==> flow/design.v <==
module fifo_sync #(
    parameter FW = 32,
    parameter DW = 32,
    parameter MD = 0,
    parameter SYNC_RD = 1,
    localparam WT_W = $clog2(FW)-1
) (
    input   wire logic          clk_i,
    input   wire logic          reset_i,
    input   wire logic          wr_en_i,
    input   wire logic [DW-1:0] wr_data_i,
    output  wire logic          full_o,
    input   wire logic          rd_i,
    output  logic      [DW-1:0] rd_data_o,
    output  wire logic          empty_o,
    output  logic               underflow_o,
    output  logic               overflow_o,
    input   wire logic [WT_W:0] threshold_i,
    output  wire logic          threshold_o
);
    reg [DW-1:0] fifo [0:FW-1];
    reg [$clog2(FW):0] read_ptr;
    reg [$clog2(FW):0] write_ptr;
    assign empty_o = (read_ptr == write_ptr);
    assign full_o = (write_ptr[$clog2(FW)] != read_ptr[$clog2(FW)]) & (read_ptr[$clog2(FW)-1:0] == write_ptr[$clog2(FW)-1:0]);
    always_ff @(posedge clk_i) begin
        if (reset_i) begin
            read_ptr <= 0;
            write_ptr <= 0;
        end
        if (~reset_i & wr_en_i & ~full_o) begin
            write_ptr <= write_ptr + 1;
        end
        if (~reset_i & rd_i & ~empty_o) begin
            read_ptr <= read_ptr + 1;
        end
    end
    always_ff @(posedge clk_i) begin
        if (~reset_i & wr_en_i & ~full_o) begin
            fifo[write_ptr[$clog2(FW)-1:0]] <= wr_data_i;
        end
        underflow_o <= empty_o & rd_i;
        overflow_o <= full_o & wr_en_i;
    end
    generate if (SYNC_RD) begin : __sfifo_if_synchronous_reads
        always_ff @(posedge clk_i) begin
            rd_data_o <= fifo[read_ptr[$clog2(FW)-1:0]];
        end
    end else begin : __sfifo_if_synchronous_reads
        assign rd_data_o = fifo[read_ptr[$clog2(FW)-1:0]];
    end endgenerate
    generate if (MD==0) begin : __sfifo_gen_lt
        assign threshold_o = (write_ptr[$clog2(FW)-1:0]-read_ptr[$clog2(FW)-1:0]) < threshold_i;
    end else if (MD==1) begin : __sfifo_gen_mt
        assign threshold_o = (write_ptr[$clog2(FW)-1:0]-read_ptr[$clog2(FW)-1:0]) > threshold_i;
    end else if (MD==3) begin : __sfifo_gen_le
        assign threshold_o = (write_ptr[$clog2(FW)-1:0]-read_ptr[$clog2(FW)-1:0]) <= threshold_i;
    end else if (MD==2) begin : __sfifo_gen_me
        assign threshold_o = (write_ptr[$clog2(FW)-1:0]-read_ptr[$clog2(FW)-1:0]) >= threshold_i;
    end endgenerate
endmodule
module tl_skdbf #(
    parameter DW   = 8,
    parameter SYNC = 0
) (
    input  wire logic          clk_i,
    input  wire logic          rst_i,
    input  wire logic          combinational_ready_i,
    output logic      [DW-1:0] cycle_data_o,
    output logic               cycle_vld_o,
    output logic               registered_ready_o,
    input  wire logic [DW-1:0] registered_data_i,
    input  wire logic          registered_vld_i
);
  reg [DW-1:0] held_data;
  reg held_vld;
  wire hold_data;
  assign hold_data = !combinational_ready_i & registered_ready_o & cycle_vld_o & registered_vld_i;
  assign registered_ready_o = !held_vld;
  always_ff @(posedge clk_i) begin
    if (rst_i) begin
      held_vld  <= '0;
      held_data <= '0;
    end else if (hold_data) begin
      held_data <= registered_data_i;
      held_vld  <= 1'b1;
    end else if (combinational_ready_i) begin
      held_vld <= '0;
    end
  end
  generate
    if (SYNC) begin : __skdbf_if_sync
      always_ff @(posedge clk_i) begin
        cycle_data_o <= held_vld ? held_data : registered_data_i;
        cycle_vld_o  <= rst_i ? 1'b0 : held_vld | registered_vld_i;
      end
    end else begin : __skdbf_if_async
      assign cycle_data_o = held_vld ? held_data : registered_data_i;
      assign cycle_vld_o  = held_vld | registered_vld_i;
    end
  endgenerate
endmodule
module uart_tx (
    input  wire        clock,
    input  wire        resetn,
    input  wire [15:0] bauddiv_i,      
    input  wire        tx_i,
    input  wire [ 7:0] tx_byte_i,
    output wire        tx_dequeue_o,
    output wire        tx_o,
    output wire        tx_busy_o
);
  reg start_q, byte_q, stop_q, cmpl_q, tx_q;
  reg [15:0] counter_q;
  reg [7:0] tx_byte_q;
  reg [2:0] byte_cnt_q;
  wire zero;
  assign zero = counter_q == 16'd0;
  assign tx_o = tx_q;
  assign tx_dequeue_o = cmpl_q;
  assign tx_busy_o = start_q | byte_q | stop_q | cmpl_q;
  always_ff @(posedge clock)
    if (!resetn || !(start_q || byte_q || stop_q) || zero || cmpl_q) counter_q <= bauddiv_i;
    else counter_q <= counter_q - 1'b1;
  always_ff @(posedge clock)
    if (!resetn || !(start_q | stop_q | byte_q | cmpl_q)) tx_q <= 1'b1;
    else if (cmpl_q) tx_q <= 1'b1;
    else if (stop_q) tx_q <= 1'b1;
    else if (byte_q) tx_q <= tx_byte_q[0];
    else if (start_q) tx_q <= 1'b0;
  always_ff @(posedge clock)
    if (!resetn || cmpl_q) start_q <= 1'b0;
    else if (!start_q) start_q <= tx_i;
  always_ff @(posedge clock)
    if (!resetn || cmpl_q) byte_q <= 1'b0;
    else if (!byte_q) byte_q <= start_q && zero;
  always_ff @(posedge clock)
    if (!resetn || cmpl_q) stop_q <= 1'b0;
    else if (!stop_q) stop_q <= byte_q && zero && (byte_cnt_q == 3'd7);
  always_ff @(posedge clock)
    if (!resetn || cmpl_q) byte_cnt_q <= 3'd0;
    else if (byte_q && zero) byte_cnt_q <= byte_cnt_q + 3'd1;
  always_ff @(posedge clock)
    if (!resetn || (tx_i && !start_q)) tx_byte_q <= tx_byte_i;
    else if (byte_q && zero) tx_byte_q <= {1'b0, tx_byte_q[7:1]};
  always_ff @(posedge clock)
    if (!resetn || cmpl_q) cmpl_q <= 1'b0;
    else if (!cmpl_q) cmpl_q <= stop_q && zero;
endmodule
module uart_rx (
    input  wire        clock,
    input  wire        resetn,
    input  wire [15:0] bauddiv_i,   
    input  wire        rx_i,
    output wire [ 7:0] rx_byte_o,
    output wire        rx_o,
    output wire        rx_busy_o
);
  (* ASYNC_REG = "TRUE" *) reg rx_q, rx_qq;
  reg sample_q, start_q, stop_q, hbit_q, cmpl_q;
  reg [15:0] counter_q;
  reg [ 7:0] rx_byte_q;
  reg [ 2:0] byte_cnt_q;
  wire rx, zero, sample_en, shift_en, last_shift;
  assign rx = !rx_qq;
  assign zero = counter_q == '0;
  assign sample_en = counter_q == {1'b0, bauddiv_i[15:1]};
  assign shift_en = zero && sample_q && start_q && !stop_q;
  assign last_shift = byte_cnt_q == 3'd7 && shift_en;
  assign rx_o = cmpl_q;
  assign rx_byte_o = rx_byte_q;
  assign rx_busy_o = sample_q | start_q | stop_q | hbit_q | cmpl_q;
  always_ff @(posedge clock)
    if (!resetn) rx_q <= 1'b1;
    else rx_q <= rx_i;
  always_ff @(posedge clock)
    if (!resetn) rx_qq <= 1'b1;
    else rx_qq <= rx_q;
  always_ff @(posedge clock)
    if ((!rx & !(sample_q | start_q)) || zero || !resetn || (sample_en & sample_q & rx & !start_q) || rx_o)
      counter_q <= bauddiv_i;
    else counter_q <= counter_q - 1'b1;
  always_ff @(posedge clock)
    if (rx_o || !resetn) sample_q <= 1'b0;
    else if (!sample_q) sample_q <= rx;
  always_ff @(posedge clock)
    if (rx_o || !resetn) start_q <= 1'b0;
    else if (!start_q) start_q <= sample_en & sample_q & rx;
  always_ff @(posedge clock)
    if (rx_o || !resetn) rx_byte_q <= 8'd0;
    else if (shift_en) rx_byte_q <= {rx_qq, rx_byte_q[7:1]};
  always_ff @(posedge clock)
    if (rx_o || !resetn) byte_cnt_q <= 3'd0;
    else if (shift_en) byte_cnt_q <= byte_cnt_q + 1'b1;
  always_ff @(posedge clock)
    if (rx_o || !resetn) stop_q <= 1'b0;
    else if (!stop_q) stop_q <= last_shift;
  always_ff @(posedge clock)
    if (rx_o || !resetn) hbit_q <= 1'b0;
    else if (stop_q && (counter_q == '0)) hbit_q <= 1'b1;
  always_ff @(posedge clock)
    if (rx_o || !resetn) cmpl_q <= 1'b0;
    else if (hbit_q && (counter_q == {1'b0, bauddiv_i[15:1]})) cmpl_q <= 1'b1;
endmodule
`default_nettype none
module TL_UART #(
    parameter [15:0] C_DEFAULT_BAUD_RATE = 16'd868,
    parameter C_DEFAULT_TX_ON = 1,
    parameter C_DEFAULT_RX_ON = 1,
    parameter C_TILELINK_ID_WIDTH = 1
) (
    input  wire                           uart_clock_i,
    input  wire                           uart_reset_i,
    input  wire [                    2:0] uart_a_opcode,
    input  wire [                    2:0] uart_a_param,
    input  wire [                    2:0] uart_a_size,
    input  wire [C_TILELINK_ID_WIDTH-1:0] uart_a_source,
    input  wire [                   11:0] uart_a_address,
    input  wire [                    3:0] uart_a_mask,
    input  wire [                   31:0] uart_a_data,
    input  wire                           uart_a_corrupt,
    input  wire                           uart_a_valid,
    output wire                           uart_a_ready,
    output wire [                    2:0] uart_d_opcode,
    output wire [                    1:0] uart_d_param,
    output wire [                    2:0] uart_d_size,
    output wire [C_TILELINK_ID_WIDTH-1:0] uart_d_source,
    output wire                           uart_d_denied,
    output wire [                   31:0] uart_d_data,
    output wire                           uart_d_corrupt,
    output wire                           uart_d_valid,
    input  wire                           uart_d_ready,
    input  wire                           UART_RX,
    output wire                           UART_TX,
    output wire                           UART_RX_IRQ,
    output wire                           UART_TX_IRQ
);
  localparam AW = 12;
  localparam IW = C_TILELINK_ID_WIDTH;
  wire          a_ready;
  wire          a_valid;
  wire [   2:0] a_opcode;
  /*verilator lint_off UNUSED*/
  wire [   2:0] a_param;
  /*verilator lint_on UNUSED*/
  wire [   2:0] a_size;
  wire [IW-1:0] a_source;
  wire [  11:0] a_address;
  wire [   3:0] a_mask;
  wire [  31:0] a_data;
  wire          a_corrupt;
  wire          d_ready;
  reg  [   2:0] d_opcode_q;
  reg  [   1:0] d_param_q;
  reg  [   2:0] d_size_q;
  reg  [IW-1:0] d_source_q;
  reg           d_denied_q;
  reg  [  15:0] d_data_q;
  reg           d_corrupt_q;
  reg           d_valid_q;
localparam [2:0] Get = 3'd4;
localparam [2:0] PutFullData = 3'd0;
localparam [2:0] PutPartialData = 3'd1;
localparam [2:0] ArithmeticData = 3'd2;
localparam [2:0] LogicalData = 3'd3;
localparam [2:0] AMOXOR = 3'd0;
localparam [2:0] AMOOR = 3'd1;
localparam [2:0] AMOAND = 3'd2;
localparam [2:0] AMOSWAP = 3'd3;
localparam [2:0] AMOMIN = 3'd0;
localparam [2:0] AMOMAX = 3'd1;
localparam [2:0] AMOMINU = 3'd2;
localparam [2:0] AMOMAXU = 3'd3;
localparam [2:0] AMOADD = 3'd4;
function automatic TL_isWriteTo(input [AW-1:0] address, input [AW-1:0] address_t);
  TL_isWriteTo = (address == address_t) && a_valid && (d_ready || !d_valid_q) && (a_opcode==PutFullData || a_opcode==PutPartialData || a_opcode==ArithmeticData || a_opcode==LogicalData);
endfunction
function automatic TL_isReadTo(input [AW-1:0] address, input [AW-1:0] address_t);
  TL_isReadTo = (address == address_t) && a_valid && (d_ready || !d_valid_q) && (a_opcode == Get || a_opcode==ArithmeticData || a_opcode==LogicalData);
endfunction
function automatic [2:0] TL_RetCode();
  TL_RetCode = (a_opcode == PutFullData || a_opcode == PutPartialData) ? 3'd0 : 3'd1;
endfunction
  assign d_ready = uart_d_ready;
  assign a_ready = d_ready || !d_valid_q;
  assign uart_d_opcode = d_opcode_q;
  assign uart_d_param = d_param_q;
  assign uart_d_size = d_size_q;
  assign uart_d_source = d_source_q;
  assign uart_d_denied = d_denied_q;
  assign uart_d_data = {16'd0, d_data_q};
  assign uart_d_corrupt = d_corrupt_q;
  assign uart_d_valid = d_valid_q;
  tl_skdbf #(
      .DW  (58 + IW),
      .SYNC(0)
  ) skdbf_inst (
      .clk_i(uart_clock_i),
      .rst_i(uart_reset_i),
      .combinational_ready_i(a_ready),
      .cycle_data_o({a_opcode, a_param, a_size, a_source, a_address, a_mask, a_data, a_corrupt}),
      .cycle_vld_o(a_valid),
      .registered_ready_o(uart_a_ready),
      .registered_data_i({
        uart_a_opcode,
        uart_a_param,
        uart_a_size,
        uart_a_source,
        uart_a_address,
        uart_a_mask,
        uart_a_data,
        uart_a_corrupt
      }),
      .registered_vld_i(uart_a_valid)
  );
  localparam [11:0] REG_UART_CTRL = 12'h000;  
  localparam [11:0] REG_UART_STATUS = 12'h004;   
  localparam [11:0] REG_UART_FIFOAX = 12'h008;   
  localparam [11:0] REG_UART_BAUDDIV = 12'h00C;   
  logic [15:0] UARTCTRL_q, UARTSTATS_q, FIFOAX_q, BAUDDIV_q, DATA_r;
  wire tx_dequeue, rx_enqueue, tx_full, tx_empty, rx_full, rx_empty, tx_underflow, tx_overflow, rx_underflow, rx_overflow, rx_threshold, tx_threshold, rx_busy, tx_busy;
  wire [7:0] rx_char, tx_char, rx_head;
  assign FIFOAX_q[7:0] = rx_empty ? 8'd0 : rx_head;
  reg
      RX_q,
      TX_q,
      RX_WATERMARK_IRQ_q,
      TX_WATERMARK_IRQ_q,
      RX_WATERMARK_IRQEN_q,
      TX_WATERMARK_IRQEN_q;
  reg [4:0] RX_WATERMARK_q, TX_WATERMARK_q;
  assign UARTCTRL_q = {
    2'd0, TX_WATERMARK_IRQEN_q, RX_WATERMARK_IRQEN_q, TX_WATERMARK_q, RX_WATERMARK_q, TX_q, RX_q
  };
  assign FIFOAX_q[15:8] = 8'd0;
  assign UARTSTATS_q = {
    8'd0,
    tx_busy,
    TX_WATERMARK_IRQ_q,
    tx_empty,
    tx_full,
    rx_busy,
    RX_WATERMARK_IRQ_q,
    rx_empty,
    rx_full
  };
  assign UART_RX_IRQ = RX_WATERMARK_IRQ_q;
  assign UART_TX_IRQ = TX_WATERMARK_IRQ_q;
  logic [15:0] w_val;
  assign w_val = a_data[15:0];
  always_ff @(posedge uart_clock_i)
    if (uart_reset_i) TX_q <= C_DEFAULT_TX_ON == 1 ? 1'b1 : 1'b0;
    else if (TL_isWriteTo(a_address, REG_UART_CTRL)) TX_q <= w_val[1];
  always_ff @(posedge uart_clock_i)
    if (uart_reset_i) RX_q <= C_DEFAULT_RX_ON == 1 ? 1'b1 : 1'b0;
    else if (TL_isWriteTo(a_address, REG_UART_CTRL)) RX_q <= w_val[0];
  always_ff @(posedge uart_clock_i)
    if (uart_reset_i) RX_WATERMARK_q <= 5'd0;
    else if (TL_isWriteTo(a_address, REG_UART_CTRL)) RX_WATERMARK_q <= w_val[6:2];
  always_ff @(posedge uart_clock_i)
    if (uart_reset_i) TX_WATERMARK_q <= 5'd0;
    else if (TL_isWriteTo(a_address, REG_UART_CTRL)) TX_WATERMARK_q <= w_val[11:7];
  always_ff @(posedge uart_clock_i)
    if (uart_reset_i) RX_WATERMARK_IRQEN_q <= 1'b0;
    else if (TL_isWriteTo(a_address, REG_UART_CTRL)) RX_WATERMARK_IRQEN_q <= w_val[12];
  always_ff @(posedge uart_clock_i)
    if (uart_reset_i) TX_WATERMARK_IRQEN_q <= 1'b0;
    else if (TL_isWriteTo(a_address, REG_UART_CTRL)) TX_WATERMARK_IRQEN_q <= w_val[13];
  always_ff @(posedge uart_clock_i)
    if (uart_reset_i) RX_WATERMARK_IRQ_q <= 1'b0;
    else if (TL_isWriteTo(a_address, REG_UART_STATUS)) RX_WATERMARK_IRQ_q <= w_val[2];
    else if (RX_WATERMARK_IRQEN_q & rx_threshold & !RX_WATERMARK_IRQ_q) RX_WATERMARK_IRQ_q <= 1'b1;
    else if (!RX_WATERMARK_IRQEN_q) RX_WATERMARK_IRQ_q <= 1'b0;
  always_ff @(posedge uart_clock_i)
    if (uart_reset_i) TX_WATERMARK_IRQ_q <= 1'b0;
    else if (TL_isWriteTo(a_address, REG_UART_STATUS)) TX_WATERMARK_IRQ_q <= w_val[6];
    else if (TX_WATERMARK_IRQEN_q & tx_threshold) TX_WATERMARK_IRQ_q <= 1'b1;
    else if (!TX_WATERMARK_IRQEN_q) TX_WATERMARK_IRQ_q <= 1'b0;
  always_ff @(posedge uart_clock_i)
    if (uart_reset_i) BAUDDIV_q <= C_DEFAULT_BAUD_RATE;
    else if (TL_isWriteTo(a_address, REG_UART_BAUDDIV)) BAUDDIV_q <= w_val[15:0];
  always_comb
    if (TL_isReadTo(a_address, REG_UART_CTRL)) DATA_r = UARTCTRL_q;
    else if (TL_isReadTo(a_address, REG_UART_STATUS)) DATA_r = UARTSTATS_q;
    else if (TL_isReadTo(a_address, REG_UART_FIFOAX)) DATA_r = FIFOAX_q;
    else if (TL_isReadTo(a_address, REG_UART_BAUDDIV)) DATA_r = BAUDDIV_q;
    else DATA_r = 16'd0;
  always_ff @(posedge uart_clock_i)
    if (uart_reset_i) begin
      d_valid_q <= 1'b0;
    end else if (a_valid && (d_ready || !d_valid_q)) begin
      d_valid_q <= 1'b1;
      d_opcode_q <= TL_RetCode();
      d_param_q <= '0;
      d_size_q <= a_size;
      d_source_q <= a_source;
      d_denied_q <= 1'b0;
      d_data_q <= DATA_r;
      d_corrupt_q <= 1'b0;
    end else if (d_ready) begin
      d_valid_q <= 1'b0;
    end
  fifo_sync #(
      .FW(32),
      .DW(8),
      .MD(1),
      .SYNC_RD(0)
  ) rx_fifo_inst (
      .clk_i(uart_clock_i),
      .reset_i(uart_reset_i),
      .wr_en_i(UARTCTRL_q[0] & rx_enqueue),
      .wr_data_i(rx_char),
      .full_o(rx_full),
      .rd_i(TL_isReadTo(a_address, REG_UART_FIFOAX)),
      .rd_data_o(rx_head),
      .empty_o(rx_empty),
      .underflow_o(rx_underflow),
      .overflow_o(rx_overflow),
      .threshold_i(UARTCTRL_q[6:2]),
      .threshold_o(rx_threshold)
  );
  fifo_sync #(
      .FW(32),
      .DW(8),
      .MD(1),
      .SYNC_RD(0)
  ) tx_fifo_inst (
      .clk_i(uart_clock_i),
      .reset_i(uart_reset_i),
      .wr_en_i(TL_isWriteTo(a_address, REG_UART_FIFOAX)),
      .wr_data_i(a_data[7:0]),
      .full_o(tx_full),
      .rd_i(tx_dequeue),
      .rd_data_o(tx_char),
      .empty_o(tx_empty),
      .underflow_o(tx_underflow),
      .overflow_o(tx_overflow),
      .threshold_i(UARTCTRL_q[11:7]),
      .threshold_o(tx_threshold)
  );
  uart_rx uart_reciever (
      .clock(uart_clock_i),
      .resetn(!uart_reset_i),
      .bauddiv_i(BAUDDIV_q),
      .rx_i(UART_RX),
      .rx_byte_o(rx_char),
      .rx_o(rx_enqueue),
      .rx_busy_o(rx_busy)
  );
  uart_tx uart_trasmitter (
      .clock(uart_clock_i),
      .resetn(!uart_reset_i),
      .bauddiv_i(BAUDDIV_q),
      .tx_i(UARTCTRL_q[1] & !tx_empty),
      .tx_byte_i(tx_char),
      .tx_dequeue_o(tx_dequeue),
      .tx_o(UART_TX),
      .tx_busy_o(tx_busy)
  );
  /*verilator lint_off UNUSED*/
  wire unused;
  assign unused = (|a_data[31:16]) | tx_underflow | rx_underflow | tx_overflow | rx_overflow | (|a_mask) | a_corrupt;
  /*verilator lint_on UNUSED*/
endmodule
Lab notebook: TL_UART

Reports on TL_UART
Module TL_UART before and after one edit of its RTL, step after step.
"before" refers to lines of the RTL above, "after" to lines of the edited file.
"change" is "after" less "before", of the values as shown; "rel_change_pct" is that difference over "before", in percent.
{"block": "inputs", "design": "TL_UART", "clk_port": "uart_clock_i", "library": "sky130hd", "pvt_corner": "tt_025C_1v80"}

Edit of the RTL
Unified diff, file above to edited file.
This change comes from a script, not from a designer. The edited design behaves differently; no optimisation was intended.
begin of diff
@@ -378,6 +378,5 @@
     else if (!TX_WATERMARK_IRQEN_q) TX_WATERMARK_IRQ_q <= 1'b0;
   always_ff @(posedge uart_clock_i)
-    if (uart_reset_i) BAUDDIV_q <= C_DEFAULT_BAUD_RATE;
-    else if (TL_isWriteTo(a_address, REG_UART_BAUDDIV)) BAUDDIV_q <= w_val[15:0];
+    if (TL_isWriteTo(a_address, REG_UART_BAUDDIV)) BAUDDIV_q <= w_val[15:0];
   always_comb
     if (TL_isReadTo(a_address, REG_UART_CTRL)) DATA_r = UARTCTRL_q;
end of diff

After elaboration
Yosys after proc, flatten, opt, wreduce and memory -nomap, before mapping. Print and check cells are not counted. Equal cells are merged and count once.
Memory sizes are those after Yosys's memory passes, which may raise the word count (mostly to a power of two), join words into wider ones and drop unused or constant bits.
{"block": "op_classes", "element": "bitwise", "before": 39, "after": 39, "change": 0, "rel_change_pct": 0.00}
{"block": "op_classes", "element": "n_reduce_logical", "before": 74, "after": 74, "change": 0, "rel_change_pct": 0.00}
{"block": "op_classes", "element": "cmp", "before": 2, "after": 2, "change": 0, "rel_change_pct": 0.00}
{"block": "op_classes", "element": "n_addsub", "before": 10, "after": 10, "change": 0, "rel_change_pct": 0.00}
{"block": "op_classes", "element": "muxes", "before": 43, "after": 43, "change": 0, "rel_change_pct": 0.00}
{"block": "op_classes", "element": "eq_ne", "before": 18, "after": 18, "change": 0, "rel_change_pct": 0.00}
{"block": "ops", "op": "1-bit logical AND", "before": 28, "after": 28, "change": 0, "rel_change_pct": 0.00}
{"block": "ops", "op": "1-bit bitwise AND", "before": 22, "after": 22, "change": 0, "rel_change_pct": 0.00}
{"block": "ops", "op": "1-bit 2-to-1 mux", "before": 22, "after": 22, "change": 0, "rel_change_pct": 0.00}
{"block": "ops", "op": "1-bit logical OR", "before": 19, "after": 19, "change": 0, "rel_change_pct": 0.00}
{"block": "ops", "op": "1-bit logical NOT", "before": 12, "after": 12, "change": 0, "rel_change_pct": 0.00}
{"block": "ops", "op": "1-bit bitwise OR", "before": 11, "after": 11, "change": 0, "rel_change_pct": 0.00}
{"block": "ops", "op": "2-bit nonzero test", "before": 8, "after": 8, "change": 0, "rel_change_pct": 0.00}
{"block": "ops", "op": "1-bit inverter", "before": 6, "after": 6, "change": 0, "rel_change_pct": 0.00}
{"block": "ops", "op": "6-bit 2-to-1 mux", "before": 5, "after": 5, "change": 0, "rel_change_pct": 0.00}
{"block": "ops", "op": "8-bit 2-to-1 mux", "before": 5, "after": 5, "change": 0, "rel_change_pct": 0.00}
{"block": "ops", "op": "6-bit by 1-bit adder with 6-bit output with constant B", "before": 4, "after": 4, "change": 0, "rel_change_pct": 0.00}
{"block": "ops", "op": "14-bit 2-to-1 mux", "before": 4, "after": 4, "change": 0, "rel_change_pct": 0.00}
{"block": "ops", "op": "5-bit 2-to-1 mux", "before": 4, "after": 4, "change": 0, "rel_change_pct": 0.00}
{"block": "ops", "op": "3-bit == test with constant B", "before": 3, "after": 3, "change": 0, "rel_change_pct": 0.00}
{"block": "ops", "op": "3-bit by 1-bit adder with 3-bit output with constant B", "before": 2, "after": 2, "change": 0, "rel_change_pct": 0.00}
{"block": "ops", "op": "12-bit by 4-bit == test with 1-bit output with constant B", "before": 2, "after": 2, "change": 0, "rel_change_pct": 0.00}
{"block": "ops", "op": "3-bit by 2-bit == test with 1-bit output with constant B", "before": 2, "after": 2, "change": 0, "rel_change_pct": 0.00}
{"block": "ops", "op": "5-bit == test", "before": 2, "after": 2, "change": 0, "rel_change_pct": 0.00}
{"block": "ops", "op": "6-bit == test", "before": 2, "after": 2, "change": 0, "rel_change_pct": 0.00}
{"block": "ops", "op": "5-bit > comparator", "before": 2, "after": 2, "change": 0, "rel_change_pct": 0.00}
{"block": "ops", "op": "16-bit logical NOT", "before": 2, "after": 2, "change": 0, "rel_change_pct": 0.00}
{"block": "ops", "op": "16-bit 2-to-1 mux", "before": 2, "after": 2, "change": 0, "rel_change_pct": 0.00}
{"block": "ops", "op": "1-bit != test", "before": 2, "after": 2, "change": 0, "rel_change_pct": 0.00}
{"block": "ops", "op": "3-bit by 1-bit != test with 1-bit output with constant B", "before": 2, "after": 2, "change": 0, "rel_change_pct": 0.00}
{"block": "ops", "op": "16-bit by 1-bit subtractor with 16-bit output with constant B", "before": 2, "after": 2, "change": 0, "rel_change_pct": 0.00}
{"block": "ops", "op": "5-bit subtractor", "before": 2, "after": 2, "change": 0, "rel_change_pct": 0.00}
{"block": "ops", "op": "12-bit by 3-bit == test with 1-bit output with constant B", "before": 1, "after": 1, "change": 0, "rel_change_pct": 0.00}
{"block": "ops", "op": "16-bit by 15-bit == test with 1-bit output", "before": 1, "after": 1, "change": 0, "rel_change_pct": 0.00}
Not every row of either side is listed.
{"block": "word_totals", "element": "output_inout_bits", "before": 48, "after": 48, "change": 0, "rel_change_pct": 0.00}
{"block": "word_totals", "element": "memories", "before": 2, "after": 2, "change": 0, "rel_change_pct": 0.00}
{"block": "word_totals", "element": "ff_bits", "before": 206, "after": 206, "change": 0, "rel_change_pct": 0.00}
{"block": "word_totals", "element": "ramBits", "before": 512, "after": 512, "change": 0, "rel_change_pct": 0.00}
{"block": "word_totals", "element": "clocked_rd_ports_x_width", "before": 16, "after": 16, "change": 0, "rel_change_pct": 0.00}
{"block": "word_totals", "element": "word_cells", "before": 227, "after": 227, "change": 0, "rel_change_pct": 0.00}
{"block": "memory_table", "element": "mem_shapes", "before": "rx_fifo_inst.fifo 32 x 8 bit 1R1W; tx_fifo_inst.fifo 32 x 8 bit 1R1W", "after": "rx_fifo_inst.fifo 32 x 8 bit 1R1W; tx_fifo_inst.fifo 32 x 8 bit 1R1W"}

Logic depth
Yosys ltp: most cells in a row. Word level: on the elaborated netlist, between registers, memories and ports. Mapped: between sequential cells and ports; inverters and the memories' decode and read muxes count.
{"block": "depth", "element": "ltp_word", "before": 9, "after": 9, "change": 0, "rel_change_pct": 0.00}
{"block": "depth", "element": "abc_area", "before": "0", "after": "0"}
{"block": "depth", "element": "depth_mapped", "before": 13, "after": 12, "change": -1, "rel_change_pct": -7.69}

After synthesis
Yosys stat after the flow's synthesis: flattened, memories mapped to cells. It holds for the ABC_AREA given above (unset counts as 0); a run with the other value may have another netlist.
{"block": "synth_totals", "element": "cells", "before": 1828, "after": 1799, "change": -29, "rel_change_pct": -1.59}
{"block": "synth_totals", "element": "ffs", "before": 702, "after": 702, "change": 0, "rel_change_pct": 0.00}
{"block": "synth_totals", "element": "n_buf", "before": 107, "after": 109, "change": 2, "rel_change_pct": 1.87}
{"block": "synth_totals", "element": "mapped_area_mm2", "before": 0.0290904, "after": 0.0288877, "change": -0.0002027, "rel_change_pct": -0.70}
{"block": "types", "type": "sky130_fd_sc_hd__clkbuf_1", "before": 43, "after": 60, "change": 17, "rel_change_pct": 39.53}
{"block": "types", "type": "sky130_fd_sc_hd__buf_2", "before": 22, "after": 5, "change": -17, "rel_change_pct": -77.27}
{"block": "types", "type": "sky130_fd_sc_hd__edfxtp_1", "before": 565, "after": 581, "change": 16, "rel_change_pct": 2.83}
{"block": "types", "type": "sky130_fd_sc_hd__dfxtp_1", "before": 137, "after": 121, "change": -16, "rel_change_pct": -11.68}
{"block": "types", "type": "sky130_fd_sc_hd__a21oi_1", "before": 80, "after": 64, "change": -16, "rel_change_pct": -20.00}
{"block": "types", "type": "sky130_fd_sc_hd__mux2_2", "before": 26, "after": 38, "change": 12, "rel_change_pct": 46.15}
{"block": "types", "type": "sky130_fd_sc_hd__o21ai_0", "before": 14, "after": 26, "change": 12, "rel_change_pct": 85.71}
{"block": "types", "type": "sky130_fd_sc_hd__buf_1", "before": 7, "after": 19, "change": 12, "rel_change_pct": 171.43}
{"block": "types", "type": "sky130_fd_sc_hd__nor2_1", "before": 171, "after": 161, "change": -10, "rel_change_pct": -5.85}
{"block": "types", "type": "sky130_fd_sc_hd__buf_4", "before": 31, "after": 23, "change": -8, "rel_change_pct": -25.81}
{"block": "types", "type": "sky130_fd_sc_hd__mux2_4", "before": 6, "after": 0, "change": -6, "rel_change_pct": -100.00}
{"block": "types", "type": "sky130_fd_sc_hd__nand2_1", "before": 148, "after": 143, "change": -5, "rel_change_pct": -3.38}
{"block": "types", "type": "sky130_fd_sc_hd__a211o_1", "before": 8, "after": 3, "change": -5, "rel_change_pct": -62.50}
{"block": "types", "type": "sky130_fd_sc_hd__mux2i_1", "before": 51, "after": 47, "change": -4, "rel_change_pct": -7.84}
{"block": "types", "type": "sky130_fd_sc_hd__nand2b_1", "before": 14, "after": 10, "change": -4, "rel_change_pct": -28.57}
{"block": "types", "type": "sky130_fd_sc_hd__or3_1", "before": 9, "after": 13, "change": 4, "rel_change_pct": 44.44}
{"block": "types", "type": "sky130_fd_sc_hd__nor4_1", "before": 5, "after": 9, "change": 4, "rel_change_pct": 80.00}
{"block": "types", "type": "sky130_fd_sc_hd__o21a_1", "before": 5, "after": 9, "change": 4, "rel_change_pct": 80.00}
Not every row of either side is listed.
The figures by module come from a second, unflattened synthesis with its own total; it is not the netlist above.
{"block": "unflattened", "element": "hier_cells", "before": 1966, "after": 1909, "change": -57, "rel_change_pct": -2.90}
{"block": "unflattened", "element": "hier_area_mm2", "before": 0.0312963, "after": 0.0313038, "change": 0.0000075, "rel_change_pct": 0.02}
Each row is one instance without its submodules.
{"block": "modules_before", "mod": "fifo_sync", "instances": 2, "n_cells": 528, "seq_area_mm2": 0.0081879, "mod_area_mm2": 0.0110531}
{"block": "modules_before", "mod": "tl_skdbf", "instances": 1, "n_cells": 327, "seq_area_mm2": 0.0012012, "mod_area_mm2": 0.0033807}
{"block": "modules_before", "mod": "TL_UART", "instances": 1, "n_cells": 275, "seq_area_mm2": 0.0012912, "mod_area_mm2": 0.0026638}
{"block": "modules_before", "mod": "uart_rx", "instances": 1, "n_cells": 170, "seq_area_mm2": 0.0006807, "mod_area_mm2": 0.0017479}
{"block": "modules_before", "mod": "uart_tx", "instances": 1, "n_cells": 138, "seq_area_mm2": 0.0007207, "mod_area_mm2": 0.0013976}
{"block": "modules_after", "mod": "fifo_sync", "instances": 2, "n_cells": 528, "seq_area_mm2": 0.0081879, "mod_area_mm2": 0.0110531}
{"block": "modules_after", "mod": "tl_skdbf", "instances": 1, "n_cells": 327, "seq_area_mm2": 0.0012012, "mod_area_mm2": 0.0033807}
{"block": "modules_after", "mod": "TL_UART", "instances": 1, "n_cells": 213, "seq_area_mm2": 0.0014514, "mod_area_mm2": 0.0025124}
{"block": "modules_after", "mod": "uart_rx", "instances": 1, "n_cells": 170, "seq_area_mm2": 0.0006807, "mod_area_mm2": 0.0017479}
{"block": "modules_after", "mod": "uart_tx", "instances": 1, "n_cells": 143, "seq_area_mm2": 0.0007207, "mod_area_mm2": 0.0015565}

Worst setup path after synthesis
OpenSTA on the mapped netlist: ideal clock, no wires. The path of least setup slack (recovery checks aside). Input and output delay are each 20% of the period. Register names are those of the netlist, which keeps one name where synthesis merged equal registers.
{"block": "synth_timing", "element": "path_type", "before": "input-to-reg", "after": "input-to-reg"}
{"block": "synth_timing", "element": "startpoint", "before": "input port uart_reset_i", "after": "input port uart_reset_i"}
{"block": "synth_timing", "element": "endpoint", "before": "register d_data_q[0]", "after": "register d_data_q[0]"}
{"block": "synth_timing", "element": "period_ps", "before": 8000, "after": 8000, "change": 0, "rel_change_pct": 0.00}
{"block": "synth_timing", "element": "slack_ps", "before": 4063, "after": 4077, "change": 14}
{"block": "synth_timing", "element": "path_stages", "before": 3, "after": 3, "change": 0, "rel_change_pct": 0.00}
{"block": "synth_timing", "element": "setup_ps", "before": 426, "after": 426, "change": 0}
{"block": "synth_timing", "element": "arrival_ps", "before": 3511, "after": 3498, "change": -13, "rel_change_pct": -0.37}
{"block": "synth_timing", "element": "input_delay_ps", "before": 1600, "after": 1600, "change": 0, "rel_change_pct": 0.00}
{"block": "synth_timing", "element": "path_delay_ps", "before": 2337, "after": 2324, "change": -13, "rel_change_pct": -0.56}
{"block": "synth_timing", "element": "required_ps", "before": 7574, "after": 7574, "change": 0, "rel_change_pct": 0.00}
{"block": "synth_timing", "element": "path_buffers", "before": 2, "after": 2, "change": 0, "rel_change_pct": 0.00}
{"block": "synth_timing", "element": "synth_period_reached_ps", "before": 3937, "after": 3923, "change": -14, "rel_change_pct": -0.36}
"path_delay_ps" is the arrival time less input delay plus setup time.
"path_stages" counts driving pins, that of a launching flip-flop among them; a cell with two outputs on the path counts twice.
"synth_period_reached_ps" is the clock period less the worst setup slack; recovery checks do not enter. This is arithmetic on one report: input and output delays are still those of the set period (20% each).
The rows between start and end are the longest chain of elaborated cells between them; the timing report does not say that the signal goes this way. Where chains are equally long, one stands for them.
Each line given opens the expression or statement behind the cell; cells for indexed reads and writes are added by Yosys, which also makes memories of some case tables.
{"block": "synth_via_before", "cell_sequence": "sky130_fd_sc_hd__clkbuf_1 sky130_fd_sc_hd__clkbuf_1 sky130_fd_sc_hd__nor3_1", "elab_chain_len": 2, "cells_between": 2, "classes_between": "logic: 1; reduce/logical: 1"}
{"block": "synth_rtl_before", "element": "start: declaration", "line_no": 213, "text": "input  wire                           uart_reset_i,"}
{"block": "synth_rtl_before", "element": "1-bit inverter"}
{"block": "synth_rtl_before", "element": "2-bit AND reduction"}
{"block": "synth_rtl_before", "element": "end: assignment", "line_no": 398, "text": "d_data_q <= DATA_r;"}
{"block": "synth_rtl_before", "element": "end: declaration", "line_no": 258, "text": "reg  [  15:0] d_data_q;"}
{"block": "synth_via_after", "cell_sequence": "sky130_fd_sc_hd__clkbuf_1 sky130_fd_sc_hd__clkbuf_1 sky130_fd_sc_hd__nor3_1", "elab_chain_len": 2, "cells_between": 2, "classes_between": "logic: 1; reduce/logical: 1"}
{"block": "synth_rtl_after", "element": "start: declaration", "line_no": 213, "text": "input  wire                           uart_reset_i,"}
{"block": "synth_rtl_after", "element": "1-bit inverter"}
{"block": "synth_rtl_after", "element": "2-bit AND reduction"}
{"block": "synth_rtl_after", "element": "end: assignment", "line_no": 397, "text": "d_data_q <= DATA_r;"}
{"block": "synth_rtl_after", "element": "end: declaration", "line_no": 258, "text": "reg  [  15:0] d_data_q;"}

Path in the finished layout
Path of least setup slack in the final report of the runs of set A (OpenROAD, finished layout, wires in). Where an end is a register, its clock arrival counts in the times.
The path's times are printed in steps of 10 ps; the period is the one set.
{"block": "layout_timing", "element": "path_type", "before": "reg-to-reg", "after": "reg-to-reg"}
{"block": "layout_timing", "element": "startpoint", "before": "register rx_fifo_inst.write_ptr[2]", "after": "register rx_fifo_inst.write_ptr[2]"}
{"block": "layout_timing", "element": "endpoint", "before": "memory rx_fifo_inst.fifo[25][3]", "after": "memory rx_fifo_inst.fifo[27][7]"}
{"block": "layout_timing", "element": "setup_ps", "before": 370, "after": 370, "change": 0}
{"block": "layout_timing", "element": "path_buffers", "before": 0, "after": 0, "change": 0}
{"block": "layout_timing", "element": "required_ps", "before": 4950, "after": 4960, "change": 10, "rel_change_pct": 0.20}
{"block": "layout_timing", "element": "path_stages", "before": 7, "after": 7, "change": 0, "rel_change_pct": 0.00}
{"block": "layout_timing", "element": "slack_ps", "before": 1130, "after": 1260, "change": 130}
{"block": "layout_timing", "element": "arrival_ps", "before": 3820, "after": 3700, "change": -120, "rel_change_pct": -3.14}
{"block": "layout_timing", "element": "period_ps", "before": 4730, "after": 4730, "change": 0, "rel_change_pct": 0.00}
The rows between start and end are the longest chain of elaborated cells between them; the timing report does not say that the signal goes this way. Where chains are equally long, one stands for them.
before: The path ends at the enable pin of a flip-flop; only ways to that pin are counted.
{"block": "layout_via_before", "cell_sequence": "sky130_fd_sc_hd__edfxtp_1 sky130_fd_sc_hd__ha_1 sky130_fd_sc_hd__nand4_1 sky130_fd_sc_hd__nor2_1 sky130_fd_sc_hd__a211oi_1 sky130_fd_sc_hd__nand2_1 sky130_fd_sc_hd__nor2_1", "elab_chain_len": 5, "cells_between": 6, "classes_between": "eq/ne: 1; mux: 2; logic: 3"}
{"block": "layout_rtl_before", "element": "start: declaration", "line_no": 23, "text": "reg [$clog2(FW):0] write_ptr;"}
{"block": "layout_rtl_before", "element": "start: assignment", "line_no": 29, "text": "write_ptr <= 0;"}
{"block": "layout_rtl_before", "element": "start: assignment", "line_no": 32, "text": "write_ptr <= write_ptr + 1;"}
{"block": "layout_rtl_before", "element": "5-bit == test", "line_no": 25, "text": "assign full_o = (write_ptr[$clog2(FW)] != read_ptr[$clog2(FW)]) & (read_ptr[$clog2(FW)-1:0] == write_ptr[$clog ..."}
{"block": "layout_rtl_before", "element": "1-bit bitwise AND", "line_no": 25}
{"block": "layout_rtl_before", "element": "1-bit inverter", "line_no": 39, "text": "if (~reset_i & wr_en_i & ~full_o) begin"}
{"block": "layout_rtl_before", "element": "1-bit bitwise AND", "line_no": 39}
{"block": "layout_rtl_before", "element": "5-bit 2-to-1 mux", "line_no": 39}
{"block": "layout_rtl_before", "element": "end: declaration", "line_no": 21, "text": "reg [DW-1:0] fifo [0:FW-1];"}
after: The path ends at the enable pin of a flip-flop; only ways to that pin are counted.
{"block": "layout_via_after", "cell_sequence": "sky130_fd_sc_hd__edfxtp_1 sky130_fd_sc_hd__ha_1 sky130_fd_sc_hd__nand4_1 sky130_fd_sc_hd__nor2_1 sky130_fd_sc_hd__a211oi_1 sky130_fd_sc_hd__nand2_1 sky130_fd_sc_hd__nor2_1", "elab_chain_len": 5, "cells_between": 6, "classes_between": "eq/ne: 1; mux: 2; logic: 3"}
{"block": "layout_rtl_after", "element": "start: declaration", "line_no": 23, "text": "reg [$clog2(FW):0] write_ptr;"}
{"block": "layout_rtl_after", "element": "start: assignment", "line_no": 29, "text": "write_ptr <= 0;"}
{"block": "layout_rtl_after", "element": "start: assignment", "line_no": 32, "text": "write_ptr <= write_ptr + 1;"}
{"block": "layout_rtl_after", "element": "5-bit == test", "line_no": 25, "text": "assign full_o = (write_ptr[$clog2(FW)] != read_ptr[$clog2(FW)]) & (read_ptr[$clog2(FW)-1:0] == write_ptr[$clog ..."}
{"block": "layout_rtl_after", "element": "1-bit bitwise AND", "line_no": 25}
{"block": "layout_rtl_after", "element": "1-bit inverter", "line_no": 39, "text": "if (~reset_i & wr_en_i & ~full_o) begin"}
{"block": "layout_rtl_after", "element": "1-bit bitwise AND", "line_no": 39}
{"block": "layout_rtl_after", "element": "5-bit 2-to-1 mux", "line_no": 39}
{"block": "layout_rtl_after", "element": "end: declaration", "line_no": 21, "text": "reg [DW-1:0] fifo [0:FW-1];"}

Layout results
Both versions went through the flow (Yosys, OpenROAD) with the same settings in each pair. Constraints: input delay and output delay 20% of the set period each, output load 0.01 pF.
{"block": "flow_settings_set_A", "CORE_UTILIZATION": 40, "PLACE_DENSITY": 0.6, "period_ns": 4.73, "CAP_MARGIN": 20, "CORE_MARGIN": 2, "SLEW_MARGIN": 20}
{"block": "results_set_A", "element": "synthesis_area_mm2", "before": 0.0290904, "after": 0.0288877, "change": -0.0002027, "rel_change_pct": -0.70}
{"block": "results_set_A", "element": "setup_worst_slack_ps", "before": 1131, "after": 1255, "change": 124}
{"block": "results_set_A", "element": "total_die_area_mm2", "before": 0.074898, "after": 0.0743844, "change": -0.0005136, "rel_change_pct": -0.69}
{"block": "results_set_A", "element": "hold_ws_ps", "before": 412, "after": 442, "change": 30}
{"block": "results_set_A", "element": "tns_ps", "before": 0, "after": 0, "change": 0}
{"block": "results_set_A", "element": "achievedPeriod_ps", "before": 3599, "after": 3475, "change": -124, "rel_change_pct": -3.45}
{"block": "results_set_A", "element": "fin_util_pct", "before": 46.5, "after": 46.6, "change": 0.1}
{"block": "flow_settings_set_B", "CAP_MARGIN": 25, "CORE_ASPECT_RATIO": 0.97, "CORE_UTILIZATION": 55, "CTS_CLUSTER_SIZE": 39, "MAX_ROUTING_LAYER": "met4", "PLACE_DENSITY_LB_ADDON": 0.06, "period_ns": 5.15, "CORE_MARGIN": 2, "SLEW_MARGIN": 20}
{"block": "results_set_B", "element": "synthesis_area_mm2", "before": 0.0290904, "after": 0.0288877, "change": -0.0002027, "rel_change_pct": -0.70}
{"block": "results_set_B", "element": "setup_worst_slack_ps", "before": 1536, "after": 1421, "change": -115}
{"block": "results_set_B", "element": "total_die_area_mm2", "before": 0.0547472, "after": 0.0543724, "change": -0.0003748, "rel_change_pct": -0.68}
{"block": "results_set_B", "element": "hold_ws_ps", "before": 408, "after": 416, "change": 8}
{"block": "results_set_B", "element": "tns_ps", "before": 0, "after": 0, "change": 0}
{"block": "results_set_B", "element": "achievedPeriod_ps", "before": 3614, "after": 3729, "change": 115, "rel_change_pct": 3.18}
{"block": "results_set_B", "element": "fin_util_pct", "before": 62.5, "after": 63.1, "change": 0.6}
"achievedPeriod_ps": clock period set for the run, less the worst setup slack. It is reckoned from that one timing run; input and output delays stay at 20% of the period that was set.
